==> flow/design.v <==
`timescale 1ns/10ps
module IOTDF( clk, rst, in_en, iot_in, fn_sel, busy, valid, iot_out);
input        clk;
input        rst;
input        in_en;
input  [7:0] iot_in;
input  [2:0] fn_sel;
output     busy;
output reg valid;
output reg [127:0] iot_out;
parameter GRAY2BIN = 3'b001; 
parameter FIR      = 3'b010; 
reg [9:0] counter;
reg [9:0] counter_delay1;
reg [9:0] counter_delay2;
reg [127:0] iot_data;
reg [127:0] prep_to_out;
reg [127:0] prep_to_output;
reg [127:0] wait_to;
always @(posedge clk or posedge rst) begin
    if(rst) begin
        counter <= 0;
    end else if(in_en) begin
        if (counter == 960) counter <= 0;
        else counter <= counter + 1;
    end else begin
        counter <= counter;
    end 
end
always @(posedge clk or posedge rst) begin
    if(rst) begin
        counter_delay1 <= 0;
        counter_delay2 <= 0;
    end else if(in_en) begin
        counter_delay1 <= counter;
        counter_delay2 <= counter_delay1;
    end else begin
        counter_delay1 <= counter_delay1;
        counter_delay2 <= counter_delay2;
    end
end
always @(posedge clk or posedge rst) begin
    if(rst) begin
        iot_data <= 0;
    end else if(in_en) begin
        iot_data[7:0] <= iot_in;
        iot_data[127:8] <= iot_data[119:0];
    end else begin
        iot_data <= iot_data;
    end
end
always @(posedge clk) begin
    if(!rst && in_en) begin
        wait_to <= iot_data;
    end else begin
        wait_to <= wait_to;
    end
end
integer idx;
always @(*) begin
    if(rst) begin
        prep_to_out = 0;
        prep_to_output = 0;
    end else if(in_en) begin
        if(fn_sel == GRAY2BIN) begin
            if (counter_delay1[3:0] == 15) begin
                prep_to_output = 0;
                prep_to_out[127] = iot_data[127];
                for (idx = 126; idx >= 0; idx = idx - 1) begin
                    prep_to_out[idx] = prep_to_out[idx + 1] ^ iot_data[idx];
                end
            end else begin
                prep_to_out = 0;
                prep_to_output = 0;
            end
        end else if(fn_sel == FIR) begin
            if (counter_delay1[3:0] == 15) begin
                prep_to_out = iot_data;
                prep_to_output = 0;
            end else if (counter_delay2[3:0] == 15) begin
                prep_to_out = wait_to;
                prep_to_output[127:120] = (((prep_to_out[127:120] * 8'd5) >> 3)+ 1) >> 1;
                prep_to_output[119:112] = ((((prep_to_out[119:112] * 8'd5)+(prep_to_out[127:120] * 8'd9)) >> 3)+ 1) >> 1;
                prep_to_output[111:104] = ((((prep_to_out[111:104] * 8'd5)+(prep_to_out[119:112] * 8'd9)+(prep_to_out[127:120] * 8'd2)) >>3)+ 1) >> 1;
                prep_to_output[103:96] = ((((prep_to_out[103:96] * 8'd5)+(prep_to_out[111:104] * 8'd9)+(prep_to_out[119:112] * 8'd2)) >>3)+ 1) >> 1;
                prep_to_output[95:88] = ((((prep_to_out[95:88] * 8'd5)+(prep_to_out[103:96] * 8'd9)+(prep_to_out[111:104] * 8'd2)) >>3)+ 1) >> 1;
                prep_to_output[87:80] = ((((prep_to_out[87:80] * 8'd5)+(prep_to_out[95:88] * 8'd9)+(prep_to_out[103:96] * 8'd2)) >>3)+ 1) >> 1;
                prep_to_output[79:72] = ((((prep_to_out[79:72] * 8'd5)+(prep_to_out[87:80] * 8'd9)+(prep_to_out[95:88] * 8'd2)) >>3)+ 1) >> 1;
                prep_to_output[71:64] = ((((prep_to_out[71:64] * 8'd5)+(prep_to_out[79:72] * 8'd9)+(prep_to_out[87:80] * 8'd2)) >>3)+ 1) >> 1;
                prep_to_output[63:56] = ((((prep_to_out[63:56] * 8'd5)+(prep_to_out[71:64] * 8'd9)+(prep_to_out[79:72] * 8'd2)) >>3)+ 1) >> 1;
                prep_to_output[55:48] = ((((prep_to_out[55:48] * 8'd5)+(prep_to_out[63:56] * 8'd9)+(prep_to_out[71:64] * 8'd2)) >>3)+ 1) >> 1;
                prep_to_output[47:40] = ((((prep_to_out[47:40] * 8'd5)+(prep_to_out[55:48] * 8'd9)+(prep_to_out[63:56] * 8'd2)) >>3)+ 1) >> 1;
                prep_to_output[39:32] = ((((prep_to_out[39:32] * 8'd5)+(prep_to_out[47:40] * 8'd9)+(prep_to_out[55:48] * 8'd2)) >>3)+ 1) >> 1;
                prep_to_output[31:24] = ((((prep_to_out[31:24] * 8'd5)+(prep_to_out[39:32] * 8'd9)+(prep_to_out[47:40] * 8'd2)) >>3)+ 1) >> 1;
                prep_to_output[23:16] = ((((prep_to_out[23:16] * 8'd5)+(prep_to_out[31:24] * 8'd9)+(prep_to_out[39:32] * 8'd2)) >>3)+ 1) >> 1;
                prep_to_output[15:8] = ((((prep_to_out[15:8] * 8'd5)+(prep_to_out[23:16] * 8'd9)+(prep_to_out[31:24] * 8'd2)) >>3)+ 1) >> 1;
                prep_to_output[7:0] = ((((prep_to_out[7:0] * 8'd5)+(prep_to_out[15:8] * 8'd9)+(prep_to_out[23:16] * 8'd2)) >>3)+ 1) >> 1;
            end else begin
                prep_to_out = 0;
                prep_to_output = 0;
            end
        end else begin
            prep_to_out = 0;
            prep_to_output = 0;
        end
    end else begin
        prep_to_out = 0;
        prep_to_output = 0;
    end
end
assign busy = 0;
always @(posedge clk or posedge rst) begin
    if(rst) begin
        valid <= 0;
    end else if(in_en) begin
        case(fn_sel)
            GRAY2BIN: begin
                if (counter_delay1[3:0] == 15) begin
                    valid <= 1;
                end else begin
                    valid <= 0;
                end
            end
            FIR: begin
                if (counter_delay2[3:0] == 15) begin
                    valid <= 1;
                end else begin
                    valid <= 0;
                end
            end
            default: begin
                valid <= 0;
            end
        endcase
    end
end
always @(posedge clk or posedge rst) begin
    if(rst) begin
        iot_out <= 0;
    end else if(in_en) begin
        case(fn_sel)
            GRAY2BIN: begin
                if (counter_delay1[3:0] == 15) begin
                    iot_out <= prep_to_out;
                end
            end
            FIR: begin
                if (counter_delay2[3:0] == 15) begin
                    iot_out <= prep_to_output;
                end 
            end
            default: begin
                iot_out <= 1'b0;
            end
        endcase
    end
end
endmodule
; ---- Step by step through the tools: IOTDF
; The steps from the RTL of IOTDF to its reports follow in flow order.
; Lines are those of the file above, counted from 1.
; Cell names lack the library's common part.
; A cell with - has no value.
[setup]
design = IOTDF
clock_port = clk
cell_library = sky130hd
pvt_corner = tt_025C_1v80

; ---- Word level
; Yosys after proc, flatten, opt, wreduce and memory -nomap, before mapping. Memory bits, and registers merged into a memory's read port (data or address), are not among the register bits. Print and check cells are not counted. Equal cells are merged and count once.
[op_classes]
muxes = 10
addsub = 46
shift = 0
reduce_logical = 3
logic = 127
compare = 0
div = 0
multipliers = 31
eq_ne = 7
[ops]
columns = operator, n
row1 = 8-bit by 4-bit multiplier with 12-bit output with constant B, 15
row2 = 128-bit two-way mux, 5
row3 = 8-bit by 3-bit multiplier with 11-bit output with constant B, 16
row4 = 128-bit parallel mux with 2-bit select, 1
row5 = 11-bit by 12-bit adder with 12-bit output, 15
row6 = 12-bit by 9-bit adder with 12-bit output, 14
row7 = 9-bit by 1-bit adder with 9-bit output with constant B, 15
row8 = 1-bit bitwise XOR, 127
row9 = 10-bit by 1-bit adder with 10-bit output with constant B, 1
row10 = 10-bit == test with constant B, 1
row11 = 10-bit two-way mux, 1
row12 = 8-bit by 1-bit adder with 9-bit output with constant B, 1
row13 = 4-bit == test with constant B, 2
row14 = 2-bit != test with constant B, 2
row15 = 3-bit by 1-bit == test with 1-bit output with constant B, 1
row16 = 3-bit by 2-bit == test with 1-bit output with constant B, 1
row17 = 3-bit AND reduction, 1
row18 = 1-bit parallel mux with 2-bit select, 1
row19 = 1-bit two-way mux, 2
row20 = 1-bit logical AND, 1
row21 = 1-bit logical NOT, 1
[bits]
register_bits = 403
memories = 0
rom_bits = 0
out_inout_bits = 130
ram_bits = 0
latchBits = 0
clocked_rd_ports_x_width = 0

; ---- Depth
; Depth = most cells in a row (Yosys ltp): at word level without a register or memory, in the mapped netlist without a sequential cell, where the memories' decode and read muxes count.
[logic_depth]
depth_word = 130
abc_area = 0
mapped_depth = 19

; ---- Netlist
; Yosys stat after the flow's synthesis: flattened, memories mapped to cells. It holds for the ABC_AREA given above (unset counts as 0); a run with the other value may have another netlist.
; Totals and module areas in this step are rounded.
[by_type]
columns = cell, n, area_total_um2
row1 = dfrtp_1, 275, 6881.6
row2 = fa_1, 291, 5.83E+03
row3 = ha_1, 450, 5630.4
row4 = edfxtp_1, 128, 3.84E+03
row5 = xnor2_1, 265, 2.32E+03
row6 = inv_1, 548, 2.06E+03
row7 = mux2_2, 136, 1.53E+03
row8 = xor2_1, 162, 1.42E+03
row9 = nor2_1, 209, 784.502
row10 = a21oi_1, 123, 615.59
row11 = a221oi_1, 67, 586.813
row12 = o21bai_1, 74, 555.533
row13 = xnor3_1, 20, 450.432
row14 = nand3_1, 50, 250.24
row15 = clkbuf_1, 66, 247.738
row16 = o221ai_1, 26, 227.718
row17 = nand2_1, 60, 225.216
row18 = o21ai_0, 42, 210.202
; Not listed: further types 39, cells in them 191.
[synth_totals]
mapped_area_um2 = 35300
mapped_cells = 3183
flip_flops = 403
buffers = 70

; ---- Timing after synthesis
; OpenSTA on the mapped netlist: ideal clock, no wires. The path of least setup slack (recovery checks aside). Input and output delay are each 20% of the period. Register names are those of the netlist, which keeps one name where synthesis merged equal registers.
[synth_timing]
kind = input-to-reg
startpoint = in rst
endpoint = reg iot_out[66]
required_time_ns = 9.935
path_stages = 5
tclk_ns = 10.0
setup_ns = 0.065
input_delay_ns = 2.000
arrival_ns = 9.294
path_buffers = 1
setup_slack_ns = 0.641
t_first_pin_ns = 2.000
path_delay_ns = 7.359
period_less_setup_slack_ns = 9.359
; "path_delay_ns" is the arrival time less input delay plus setup time.
; "path_stages": output pins that drive a net of the path, with the launching flip-flop's if there is one; two outputs of one cell count as two.
; "period_less_setup_slack_ns" = period - worst setup slack (recovery checks aside). The figure is calculated, with input and output delays left at 20% of the set period.
; The rows between start and end are the longest chain of elaborated cells between them; the timing report does not say that the signal goes this way. Where chains are equally long, one stands for them.
; A line is the first line of the expression or statement that the cell stems from. Yosys adds cells for indexed reads and writes and turns some case tables into memories.
; A register here has more assigning lines than the two given.
[synth_between]
path_cell_list = inv_1 -> nand2_1 -> clkbuf_1 -> o221ai_1 -> o21a_1
elab_chain_cells = 3
cone_cells = 5
lines_between = 4
cone_classes = mux: 5
[synth_lines]
columns = element, line
row1 = start: declaration, 4  ; input        rst;
row2 = 128-bit two-way mux, 61  ; if(rst) begin
row3 = 128-bit two-way mux, 148  ; if (counter_delay2[3:0] == 15) begin
row4 = 128-bit parallel mux with 2-bit select, 141  ; case(fn_sel)
row5 = end: assignment, 144  ; iot_out <= prep_to_out;
row6 = end: assignment, 149  ; iot_out <= prep_to_output;
row7 = end: declaration, 10  ; output reg [127:0] iot_out;

; ---- Path in the finished layout
; Path of least setup slack in the final report of stored run 1 (OpenROAD, finished layout, wires in). Where an end is a register, its clock arrival counts in the times.
[layout_timing]
kind = reg-to-reg
startpoint = reg wait_to[114]
endpoint = reg iot_out[119]
setup_slack_ns = 2.14
path_buffers = 0
setup_ns = 0.05
path_stages = 19
required_time_ns = 8.01
arrival_ns = 5.87
t_first_pin_ns = 0.65
tclk_ns = 7.47
; The rows between start and end are the longest chain of elaborated cells between them; the timing report does not say that the signal goes this way. Where chains are equally long, one stands for them.
; A register here has more assigning lines than the two given.
[layout_between]
path_cell_list = edfxtp_1 -> ha_1 -> ha_1 -> inv_1 -> fa_1 -> fa_1 -> inv_1 -> ha_1 -> inv_1 -> o21bai_1 -> a21oi_1 -> o21bai_1 -> a21o_1 -> a21oi_1 -> mux2i_1 -> o22ai_1 -> or4_1 -> a21oi_1 -> o22a_1
elab_chain_cells = 7
cone_cells = 7
lines_between = 5
cone_classes = add/sub: 2; mul: 1; mux: 4
[layout_lines]
columns = element, line
row1 = start: declaration, 19  ; reg [127:0] wait_to;
row2 = start: assignment, 54  ; wait_to <= iot_data;
row3 = start: assignment, 56  ; wait_to <= wait_to;
row4 = 8-bit by 3-bit multiplier with 11-bit output, 83  ; prep_to_output[119:112] = ((((prep_to_out[119:112] * 8'd5)+(prep_to_out[127:120] * 8'd9)) >> 3)+ 1) >> 1;
row5 = 11-bit by 12-bit adder with 12-bit output, 83
row6 = 9-bit by 1-bit adder with 9-bit output, 83
row7 = 128-bit two-way mux, 77  ; if (counter_delay1[3:0] == 15) begin
row8 = 128-bit two-way mux, 61  ; if(rst) begin
row9 = 128-bit two-way mux, 148  ; if (counter_delay2[3:0] == 15) begin
row10 = 128-bit parallel mux with 2-bit select, 141  ; case(fn_sel)
row11 = end: assignment, 144  ; iot_out <= prep_to_out;
row12 = end: assignment, 149  ; iot_out <= prep_to_output;
row13 = end: declaration, 10  ; output reg [127:0] iot_out;

; Module IOTDF, platform sky130hd: 6 stored runs of the flow (Yosys, OpenROAD) with differing settings, in no particular order. Input and output delays are each 20% of the period that was set; the output load is 0.01 pF.
; "timing.worst_path_ns" = time allowed to the worst setup path (clock period - input delay - output delay, where it has them) - its slack; a late launch clock adds to it, a late capture clock takes from it.
; Measured values are rounded.

[stored run 1: settings]
CELL_PAD_IN_SITES_DETAIL_PLACEMENT = 0
CORE_ASPECT_RATIO = 1.48
CORE_UTILIZATION = 30
CTS_CLUSTER_DIAMETER = 88
CTS_CLUSTER_SIZE = 95
GPL_ROUTABILITY_DRIVEN = 0
GPL_TIMING_DRIVEN = 0
SETUP_SLACK_MARGIN = -0.32
SLEW_MARGIN = 35
period_ns = 7.47
CAP_MARGIN = 20
CORE_MARGIN = 2
[stored run 1: results]
synth_chip_area_um2 = 35300
total_die_area_um2 = 120500
cell_area_final_um2 = 40200
fin_util_pct = 34.3
ws_setup_ns = 2.140
total_negative_slack_ns = 0.000
final_hold_ws_ns = 0.442
timing.worst_path_ns = 5.33
timing.worst_path_kind = reg-to-reg

[stored run 2: settings]
CELL_PAD_IN_SITES_DETAIL_PLACEMENT = 2
CELL_PAD_IN_SITES_GLOBAL_PLACEMENT = 2
CORE_MARGIN = 4
CORE_UTILIZATION = 44
CTS_CLUSTER_DIAMETER = 346
MIN_ROUTING_LAYER = met2
PLACE_DENSITY = 0.67
SLEW_MARGIN = 15
period_ns = 7.86
CAP_MARGIN = 20
[stored run 2: results]
synth_chip_area_um2 = 35300
total_die_area_um2 = 84820
cell_area_final_um2 = 39700
fin_util_pct = 50.1
ws_setup_ns = 2.459
total_negative_slack_ns = 0.000
final_hold_ws_ns = 0.496
timing.worst_path_ns = 5.40
timing.worst_path_kind = reg-to-reg

[stored run 3: settings]
CORE_UTILIZATION = 40
PLACE_DENSITY = 0.6
period_ns = 5.16
CAP_MARGIN = 20
CORE_MARGIN = 2
SLEW_MARGIN = 20
[stored run 3: results]
synth_chip_area_um2 = 35300
total_die_area_um2 = 90640
cell_area_final_um2 = 39980
fin_util_pct = 45.9
ws_setup_ns = 0.307
total_negative_slack_ns = 0.000
final_hold_ws_ns = 0.472
timing.worst_path_ns = 4.85
timing.worst_path_kind = reg-to-reg

[stored run 4: settings]
CELL_PAD_IN_SITES_GLOBAL_PLACEMENT = 3
CORE_ASPECT_RATIO = 0.67
CORE_UTILIZATION = 40
CTS_CLUSTER_SIZE = 87
GPL_ROUTABILITY_DRIVEN = 0
GPL_TIMING_DRIVEN = 0
PLACE_DENSITY = 0.6
SETUP_SLACK_MARGIN = 0.21
period_ns = 10.0
CAP_MARGIN = 20
CORE_MARGIN = 2
SLEW_MARGIN = 20
[stored run 4: results]
synth_chip_area_um2 = 35300
total_die_area_um2 = 90690
cell_area_final_um2 = 40050
fin_util_pct = 45.6
ws_setup_ns = 4.580
total_negative_slack_ns = 0.000
final_hold_ws_ns = 0.476
timing.worst_path_ns = 3.42
timing.worst_path_kind = input-to-reg

[stored run 5: settings]
CELL_PAD_IN_SITES_GLOBAL_PLACEMENT = 3
CORE_ASPECT_RATIO = 0.67
CORE_UTILIZATION = 40
CTS_CLUSTER_SIZE = 87
GPL_ROUTABILITY_DRIVEN = 0
GPL_TIMING_DRIVEN = 0
HOLD_SLACK_MARGIN = -0.07
MIN_ROUTING_LAYER = met2
PLACE_DENSITY = 0.6
SETUP_SLACK_MARGIN = 0.21
TNS_END_PERCENT = 50
period_ns = 10.0
CAP_MARGIN = 20
CORE_MARGIN = 2
SLEW_MARGIN = 20
[stored run 5: results]
synth_chip_area_um2 = 35300
total_die_area_um2 = 90690
cell_area_final_um2 = 40160
fin_util_pct = 45.8
ws_setup_ns = 4.222
total_negative_slack_ns = 0.000
final_hold_ws_ns = 0.480
timing.worst_path_ns = 3.78
timing.worst_path_kind = input-to-reg

[stored run 6: settings]
CAP_MARGIN = 15
CELL_PAD_IN_SITES_GLOBAL_PLACEMENT = 3
CORE_ASPECT_RATIO = 1.24
CORE_MARGIN = 6
CORE_UTILIZATION = 40
CTS_CLUSTER_SIZE = 91
GPL_ROUTABILITY_DRIVEN = 0
GPL_TIMING_DRIVEN = 0
HOLD_SLACK_MARGIN = -0.07
MIN_ROUTING_LAYER = met2
SETUP_SLACK_MARGIN = 0.21
TNS_END_PERCENT = 50
period_ns = 10.0
SLEW_MARGIN = 20
[stored run 6: results]
synth_chip_area_um2 = 35300
total_die_area_um2 = 95560
cell_area_final_um2 = 40070
fin_util_pct = 46.2
ws_setup_ns = 4.331
total_negative_slack_ns = 0.000
final_hold_ws_ns = 0.483
timing.worst_path_ns = 3.67
timing.worst_path_kind = input-to-reg
